==> flow/design.v <==
module apb_dut (
  input  wire        PSEL,
  input  wire        PENABLE,
  input  wire [31:0] PADDR,
  input  wire        PWRITE,
  input  wire [31:0] PWDATA,
  input  wire        PCLK,
  input  wire        PRESET,
  output reg  [31:0] PRDATA,
  output reg         PREADY,
  output reg         PSLVERR
);
  parameter IDLE   = 2'b00;
  parameter SETUP  = 2'b01;
  parameter ACCESS = 2'b10;
  reg [1:0] ps, ns;  
  reg [31:0] mem [31:0];  
  reg        mem_we;      
  always @(posedge PCLK) begin
    if (PRESET) begin
      ps <= IDLE;
    end else begin
      ps <= ns;
    end
  end
  always @(posedge PCLK) begin
    if (mem_we) begin
      mem[PADDR[4:0]] <= PWDATA;
    end
  end
  always @(*) begin
    ns      = ps;
    PREADY  = 1'b0;  
    PSLVERR = 1'b0;  
    mem_we  = 1'b0;
    PRDATA  = mem[PADDR[4:0]];
    case (ps)
      IDLE: begin
        if (PSEL == 1'b1 && PENABLE == 1'b0) begin
          ns = SETUP;
        end else begin
          ns = IDLE;
        end
      end
      SETUP: begin
        if (PSEL == 1'b1 && PENABLE == 1'b1) begin
          ns     = ACCESS;
          PREADY = 1'b1;  
          if (PADDR >= 32) begin  
            PSLVERR = 1'b1;
          end else begin
            if (PWRITE) begin
              mem_we = 1'b1;
            end
          end
        end else if (PSEL == 1'b1 && PENABLE == 1'b0) begin
          ns = SETUP;
        end else begin
          ns = IDLE;
        end
      end
      ACCESS: begin
        PREADY = 1'b1;  
        if (PADDR >= 32) begin
          PSLVERR = 1'b1;
        end
        if (PSEL == 1'b1 && PENABLE == 1'b0) begin
          ns = SETUP;
        end else if (PSEL == 1'b0 && PENABLE == 1'b0) begin
          ns = IDLE;
        end else begin
          ns = IDLE;
        end
      end
      default: ns = IDLE;
    endcase
  end
endmodule
# Tool chain data of apb_dut
# What the tools print for apb_dut, step after step.
# Line numbers count from 1 in the design file above.
# A cell with - has no value.
dict set report setup {
  top_module {apb_dut}
  clk_port {PCLK}
  cell_library {sky130hd}
  pvt_corner {tt_025C_1v80}
}

# Word level
# Counts by Yosys on the flattened word-level netlist (proc, flatten, opt, wreduce; memories kept). Register bits leave out memories and registers merged into their read ports (data or address); mux counts leave out enables and synchronous resets folded into registers. Print and check cells are left out. Cells with the same type and inputs are merged into one.
# Memory sizes are those after Yosys's memory passes, which may raise the word count (mostly to a power of two), join words into wider ones and drop unused or constant bits.
dict set report bits {
  register_bits 2
  word_cells 25
  out_inout_bits 34
  mem_bits_rw 1024
  in_bits 69
  memories 1
}
# name size width read_ports write_ports line_no
set memory_table {}
lappend memory_table {mem 32 32 1 1 17} ;# reg [31:0] mem [31:0];
dict set report op_classes {
  n_mux 15
  compare 1
  n_reduce_logical 4
  bitwise 1
  equal 2
}
# cell n
set ops {}
lappend ops {{>= comparator 32 x 6 -> 1 bit with constant B} 1}
lappend ops {{two-way mux 32 bit} 1}
lappend ops {{two-way mux 1 bit} 9}
lappend ops {{two-way mux 5 bit} 1}
lappend ops {{parallel mux 2 bit (select 2 bit)} 1}
lappend ops {{parallel mux 1 bit (select 2 bit)} 2}
lappend ops {{logical AND 1 bit} 2}
lappend ops {{equality test 2 x 1 -> 1 bit with constant B} 1}
lappend ops {{equality test 2 bit with constant B} 1}
lappend ops {{logical NOT 2 bit} 1}
lappend ops {{OR reduction 2 bit} 1}
lappend ops {{two-way mux 2 bit} 1}
lappend ops {{NOT 1 bit} 1}

# Longest topological paths
# Longest topological path by Yosys (ltp), each cell counted once; first at word level (registers and memories cut), then after technology mapping (sequential cells cut; the memories' decode and read muxes count).
dict set report depth {
  depth_word 5
  ABC_AREA 0
  depth_mapped 8
  mapped_depth_nobuf 4
}

# Mapped cells and area
# Yosys stat after the flow's synthesis: flattened, memories mapped to cells. It holds for the ABC_AREA given above (unset counts as 0); a run with the other value may have another netlist.
# type n type_area_um2
set types {}
lappend types {sky130_fd_sc_hd__edfxtp_1 1024 3.07E+04}
lappend types {sky130_fd_sc_hd__mux2i_1 512 5.12E+03}
lappend types {sky130_fd_sc_hd__o22ai_1 256 1.6E+03}
lappend types {sky130_fd_sc_hd__nor4_1 69 431.664}
lappend types {sky130_fd_sc_hd__buf_2 71 355.341}
lappend types {sky130_fd_sc_hd__clkbuf_1 58 217.709}
lappend types {sky130_fd_sc_hd__nand2_1 34 127.622}
lappend types {sky130_fd_sc_hd__nor3_1 23 115.11}
lappend types {sky130_fd_sc_hd__nor3_2 10 100.096}
lappend types {sky130_fd_sc_hd__nand4bb_1 6 67.565}
lappend types {sky130_fd_sc_hd__dfxtp_1 2 40.038}
lappend types {sky130_fd_sc_hd__or4b_1 4 40.038}
lappend types {sky130_fd_sc_hd__nand4b_1 4 35.034}
lappend types {sky130_fd_sc_hd__buf_6 3 33.782}
lappend types {sky130_fd_sc_hd__nand3b_1 3 22.522}
lappend types {sky130_fd_sc_hd__nand2b_1 3 18.768}
lappend types {sky130_fd_sc_hd__or3b_2 2 17.517}
lappend types {sky130_fd_sc_hd__nand3_1 3 15.014}
# Not listed: further types 9, cells in them 12.
dict set report mapped {
  n_buf 132
  ff_cells 1026
  stdcells 2099
  synth_area_mm2 0.0391926
  seq_area_mm2 0.0307895
}

# Timing after synthesis
# OpenSTA on the mapped netlist: ideal clock, no wires. The path of least setup slack (recovery checks aside). Input and output delay are each 20% of the period. Register names are those of the netlist, which keeps one name where synthesis merged equal registers.
dict set report synth_timing {
  kind {input -> register}
  startpoint {in PADDR[19]}
  endpoint {mem mem[4][0]}
  in_delay_ps 840
  delay_ps 3845
  setup_slack_ps -485
  setup_time_ps 461
  required_ps 3739
  path_buffers 2
  clock_period_ps 4200
  launch_ps 840
  arrival_ps 4224
  driving_pins 6
  synth_period_reached_ps 4685
}
# "delay_ps" is the arrival time less input delay plus setup time.
# "driving_pins" counts driving pins, that of a launching flip-flop among them; a cell with two outputs on the path counts twice.
# "synth_period_reached_ps" = period - worst setup slack (recovery checks aside). The figure is calculated, with input and output delays left at 20% of the set period.
# The rows between start and end are the longest chain of elaborated cells between them; the timing report does not say that the signal goes this way. Where chains are equally long, one stands for them.
# Each line given opens the expression or statement behind the cell; cells for indexed reads and writes are added by Yosys, which also makes memories of some case tables.
# The path ends at the enable pin of a flip-flop; only ways to that pin are counted.
dict set report synth_between {
  cell_sequence {sky130_fd_sc_hd__nor4_1 -> sky130_fd_sc_hd__nand4_1 -> sky130_fd_sc_hd__or4_1 -> sky130_fd_sc_hd__buf_2 -> sky130_fd_sc_hd__buf_6 -> sky130_fd_sc_hd__nor3_1}
  elab_chain_len 5
  cone_cells 6
  classes_between {compare: 1; mux: 5}
}
# item line_no
set synth_rtl {}
lappend synth_rtl {{from (decl)} 4} ;# input  wire [31:0] PADDR,
lappend synth_rtl {{>= comparator 32 x 6 -> 1 bit} 49} ;# if (PADDR >= 32) begin
lappend synth_rtl {{two-way mux 1 bit} 49}
lappend synth_rtl {{two-way mux 1 bit} 46} ;# if (PSEL == 1'b1 && PENABLE == 1'b1) begin
lappend synth_rtl {{two-way mux 1 bit} 37} ;# case (ps)
lappend synth_rtl {{two-way mux 5 bit} 27} ;# if (mem_we) begin
lappend synth_rtl {{to (decl)} 17} ;# reg [31:0] mem [31:0];

# Path in the finished layout
# Path of least setup slack in the final report of entry A (OpenROAD, finished layout, wires in). Where an end is a register, its clock arrival counts in the times.
# The path's times are printed in steps of 10 ps; the period is the one set.
dict set report layout_timing {
  kind {input -> output}
  startpoint {in PADDR[0]}
  endpoint {out PRDATA[17]}
  required_ps 2370
  out_delay_ps 590
  driving_pins 9
  clock_period_ps 2960
  launch_ps 590
  arrival_ps 2420
  in_delay_ps 590
  setup_slack_ps -50
  path_buffers 5
}
# The rows between start and end are the longest chain of elaborated cells between them; the timing report does not say that the signal goes this way. Where chains are equally long, one stands for them.
# A memory read counts as a cell of the chain, while the word-level depth stops at memories.
dict set report layout_between {
  cell_sequence {sky130_fd_sc_hd__clkbuf_4 -> sky130_fd_sc_hd__buf_12 -> sky130_fd_sc_hd__or4b_4 -> sky130_fd_sc_hd__buf_12 -> sky130_fd_sc_hd__buf_4 -> sky130_fd_sc_hd__o22ai_4 -> sky130_fd_sc_hd__nor4_4 -> sky130_fd_sc_hd__nand2_2 -> sky130_fd_sc_hd__buf_6}
  elab_chain_len 1
  cone_cells 1
  cone_lines 1
  classes_between {memory: 1}
}
# item line_no
set layout_rtl {}
lappend layout_rtl {{from (decl)} 4} ;# input  wire [31:0] PADDR,
lappend layout_rtl {{memory read (32 x 32 bit)} 17} ;# reg [31:0] mem [31:0];
lappend layout_rtl {{to (decl)} 9} ;# output reg  [31:0] PRDATA,

Appendix: measured runs

Top module apb_dut; platform sky130hd; tools Yosys and OpenROAD; 4 stored runs in no particular order. Input and output delays are each 20% of the period that was set; the output load is 0.01 pF.
"worst_path_allowed_less_slack_ps": the worst setup path's part of the clock period (all of it between registers, 20% less for each end at a port) less its slack. A launch clock that arrives late makes it longer, a capture clock that arrives late makes it shorter.
"design_power_mw" is the tool's figure for a default switching activity; nothing was simulated.
"worst_path_allowed_less_slack_ps" is known to 10 ps.

[flow] entry A: files
==> flow/run.sh <==
#!/bin/bash
# the make line also repeats the synthesis and layout settings of config.mk as NAME=value (left out here)
make -C /OpenROAD-flow-scripts/flow DESIGN_CONFIG=/design/flow/config.mk WORK_HOME=/design/flow/orfs CLKGATE_MAP_FILE= finish
==> flow/config.mk <==
export PLATFORM = sky130hd
export DESIGN_NAME = apb_dut
export DESIGN_NICKNAME = apb_dut
export VERILOG_FILES = /design/flow/design.v
export SDC_FILE = /design/flow/constraint.sdc
export NUM_CORES = 4
export LEC_CHECK = 0
export ABC_AREA = 0
export CAP_MARGIN = 20
export CELL_PAD_IN_SITES_DETAIL_PLACEMENT = 0
export CELL_PAD_IN_SITES_GLOBAL_PLACEMENT = 3
export CORE_ASPECT_RATIO = 1.92
export CORE_MARGIN = 2
export CORE_UTILIZATION = 58
export CTS_CLUSTER_SIZE = 48
export GPL_ROUTABILITY_DRIVEN = 1
export MAX_ROUTING_LAYER = met5
export MIN_ROUTING_LAYER = met1
export PLACE_DENSITY_LB_ADDON = 0.05
export SETUP_SLACK_MARGIN = -0.08
export SLEW_MARGIN = 25
==> flow/constraint.sdc <==
create_clock -name core_clock -period 2.96 [get_ports {PCLK}]
set_input_delay 0.5920 -clock core_clock [delete_from_list [all_inputs] [get_ports {PCLK}]]
set_output_delay 0.5920 -clock core_clock [all_outputs]
set_load 0.01 [all_outputs]

[flow] entry A: metrics
[metrics] worst_path_allowed_less_slack_ps = 1830
[metrics] critical_path_type = input -> output
[metrics] final_stdcell_area_mm2 = 0.0492072
[metrics] setup_ws_ps = -52
[metrics] design_power_mw = 28.332
[metrics] ws_hold_ps = 447
[metrics] synth_area_mm2 = 0.0391926
[metrics] dieArea_mm2 = 0.0697798
[metrics] tns_ps = -491

[flow] entry B: files
==> flow/run.sh <==
#!/bin/bash
# the make line also repeats the synthesis and layout settings of config.mk as NAME=value (left out here)
make -C /OpenROAD-flow-scripts/flow DESIGN_CONFIG=/design/flow/config.mk WORK_HOME=/design/flow/orfs CLKGATE_MAP_FILE= finish
==> flow/config.mk <==
export PLATFORM = sky130hd
export DESIGN_NAME = apb_dut
export DESIGN_NICKNAME = apb_dut
export VERILOG_FILES = /design/flow/design.v
export SDC_FILE = /design/flow/constraint.sdc
export NUM_CORES = 4
export LEC_CHECK = 0
export CAP_MARGIN = 5
export CELL_PAD_IN_SITES_DETAIL_PLACEMENT = 1
export CELL_PAD_IN_SITES_GLOBAL_PLACEMENT = 3
export CORE_MARGIN = 2
export CORE_UTILIZATION = 52
export CTS_CLUSTER_SIZE = 60
export GPL_ROUTABILITY_DRIVEN = 0
export PLACE_DENSITY_LB_ADDON = 0.16
export SETUP_SLACK_MARGIN = -0.17
export SLEW_MARGIN = 20
==> flow/constraint.sdc <==
create_clock -name core_clock -period 4.87 [get_ports {PCLK}]
set_input_delay 0.9740 -clock core_clock [delete_from_list [all_inputs] [get_ports {PCLK}]]
set_output_delay 0.9740 -clock core_clock [all_outputs]
set_load 0.01 [all_outputs]

[flow] entry B: metrics
[metrics] worst_path_allowed_less_slack_ps = 2950
[metrics] critical_path_type = input -> output
[metrics] final_stdcell_area_mm2 = 0.0457739
[metrics] setup_ws_ps = -27
[metrics] design_power_mw = 18.090
[metrics] ws_hold_ps = 521
[metrics] synth_area_mm2 = 0.0391926
[metrics] dieArea_mm2 = 0.0775817
[metrics] tns_ps = -44

[flow] entry C: files
==> flow/run.sh <==
#!/bin/bash
# the make line also repeats the synthesis and layout settings of config.mk as NAME=value (left out here)
make -C /OpenROAD-flow-scripts/flow DESIGN_CONFIG=/design/flow/config.mk WORK_HOME=/design/flow/orfs CLKGATE_MAP_FILE= finish
==> flow/config.mk <==
export PLATFORM = sky130hd
export DESIGN_NAME = apb_dut
export DESIGN_NICKNAME = apb_dut
export VERILOG_FILES = /design/flow/design.v
export SDC_FILE = /design/flow/constraint.sdc
export NUM_CORES = 4
export LEC_CHECK = 0
export ABC_AREA = 1
export CAP_MARGIN = 0
export CELL_PAD_IN_SITES_DETAIL_PLACEMENT = 2
export CELL_PAD_IN_SITES_GLOBAL_PLACEMENT = 3
export CORE_ASPECT_RATIO = 1.92
export CORE_MARGIN = 2
export CORE_UTILIZATION = 58
export CTS_CLUSTER_SIZE = 48
export GPL_ROUTABILITY_DRIVEN = 1
export MAX_ROUTING_LAYER = met5
export MIN_ROUTING_LAYER = met1
export PLACE_DENSITY_LB_ADDON = 0.05
export SETUP_SLACK_MARGIN = 0.22
export SLEW_MARGIN = 15
export TNS_END_PERCENT = 5
==> flow/constraint.sdc <==
create_clock -name core_clock -period 2.96 [get_ports {PCLK}]
set_input_delay 0.5920 -clock core_clock [delete_from_list [all_inputs] [get_ports {PCLK}]]
set_output_delay 0.5920 -clock core_clock [all_outputs]
set_load 0.01 [all_outputs]

[flow] entry C: unfinished; error FLW-0024 in placement

[flow] entry D: files
==> flow/run.sh <==
#!/bin/bash
# the make line also repeats the synthesis and layout settings of config.mk as NAME=value (left out here)
make -C /OpenROAD-flow-scripts/flow DESIGN_CONFIG=/design/flow/config.mk WORK_HOME=/design/flow/orfs CLKGATE_MAP_FILE= finish
==> flow/config.mk <==
export PLATFORM = sky130hd
export DESIGN_NAME = apb_dut
export DESIGN_NICKNAME = apb_dut
export VERILOG_FILES = /design/flow/design.v
export SDC_FILE = /design/flow/constraint.sdc
export NUM_CORES = 4
export LEC_CHECK = 0
export CAP_MARGIN = 20
export CORE_MARGIN = 2
export CORE_UTILIZATION = 40
export SLEW_MARGIN = 20
==> flow/constraint.sdc <==
create_clock -name core_clock -period 4.2 [get_ports {PCLK}]
set_input_delay 0.8400 -clock core_clock [delete_from_list [all_inputs] [get_ports {PCLK}]]
set_output_delay 0.8400 -clock core_clock [all_outputs]
set_load 0.01 [all_outputs]

[flow] entry D: metrics
[metrics] worst_path_allowed_less_slack_ps = 2480
[metrics] critical_path_type = input -> output
[metrics] final_stdcell_area_mm2 = 0.047727
[metrics] setup_ws_ps = 44
[metrics] design_power_mw = 21.179
[metrics] ws_hold_ps = 507
[metrics] synth_area_mm2 = 0.0391926
[metrics] dieArea_mm2 = 0.100502
[metrics] tns_ps = 0
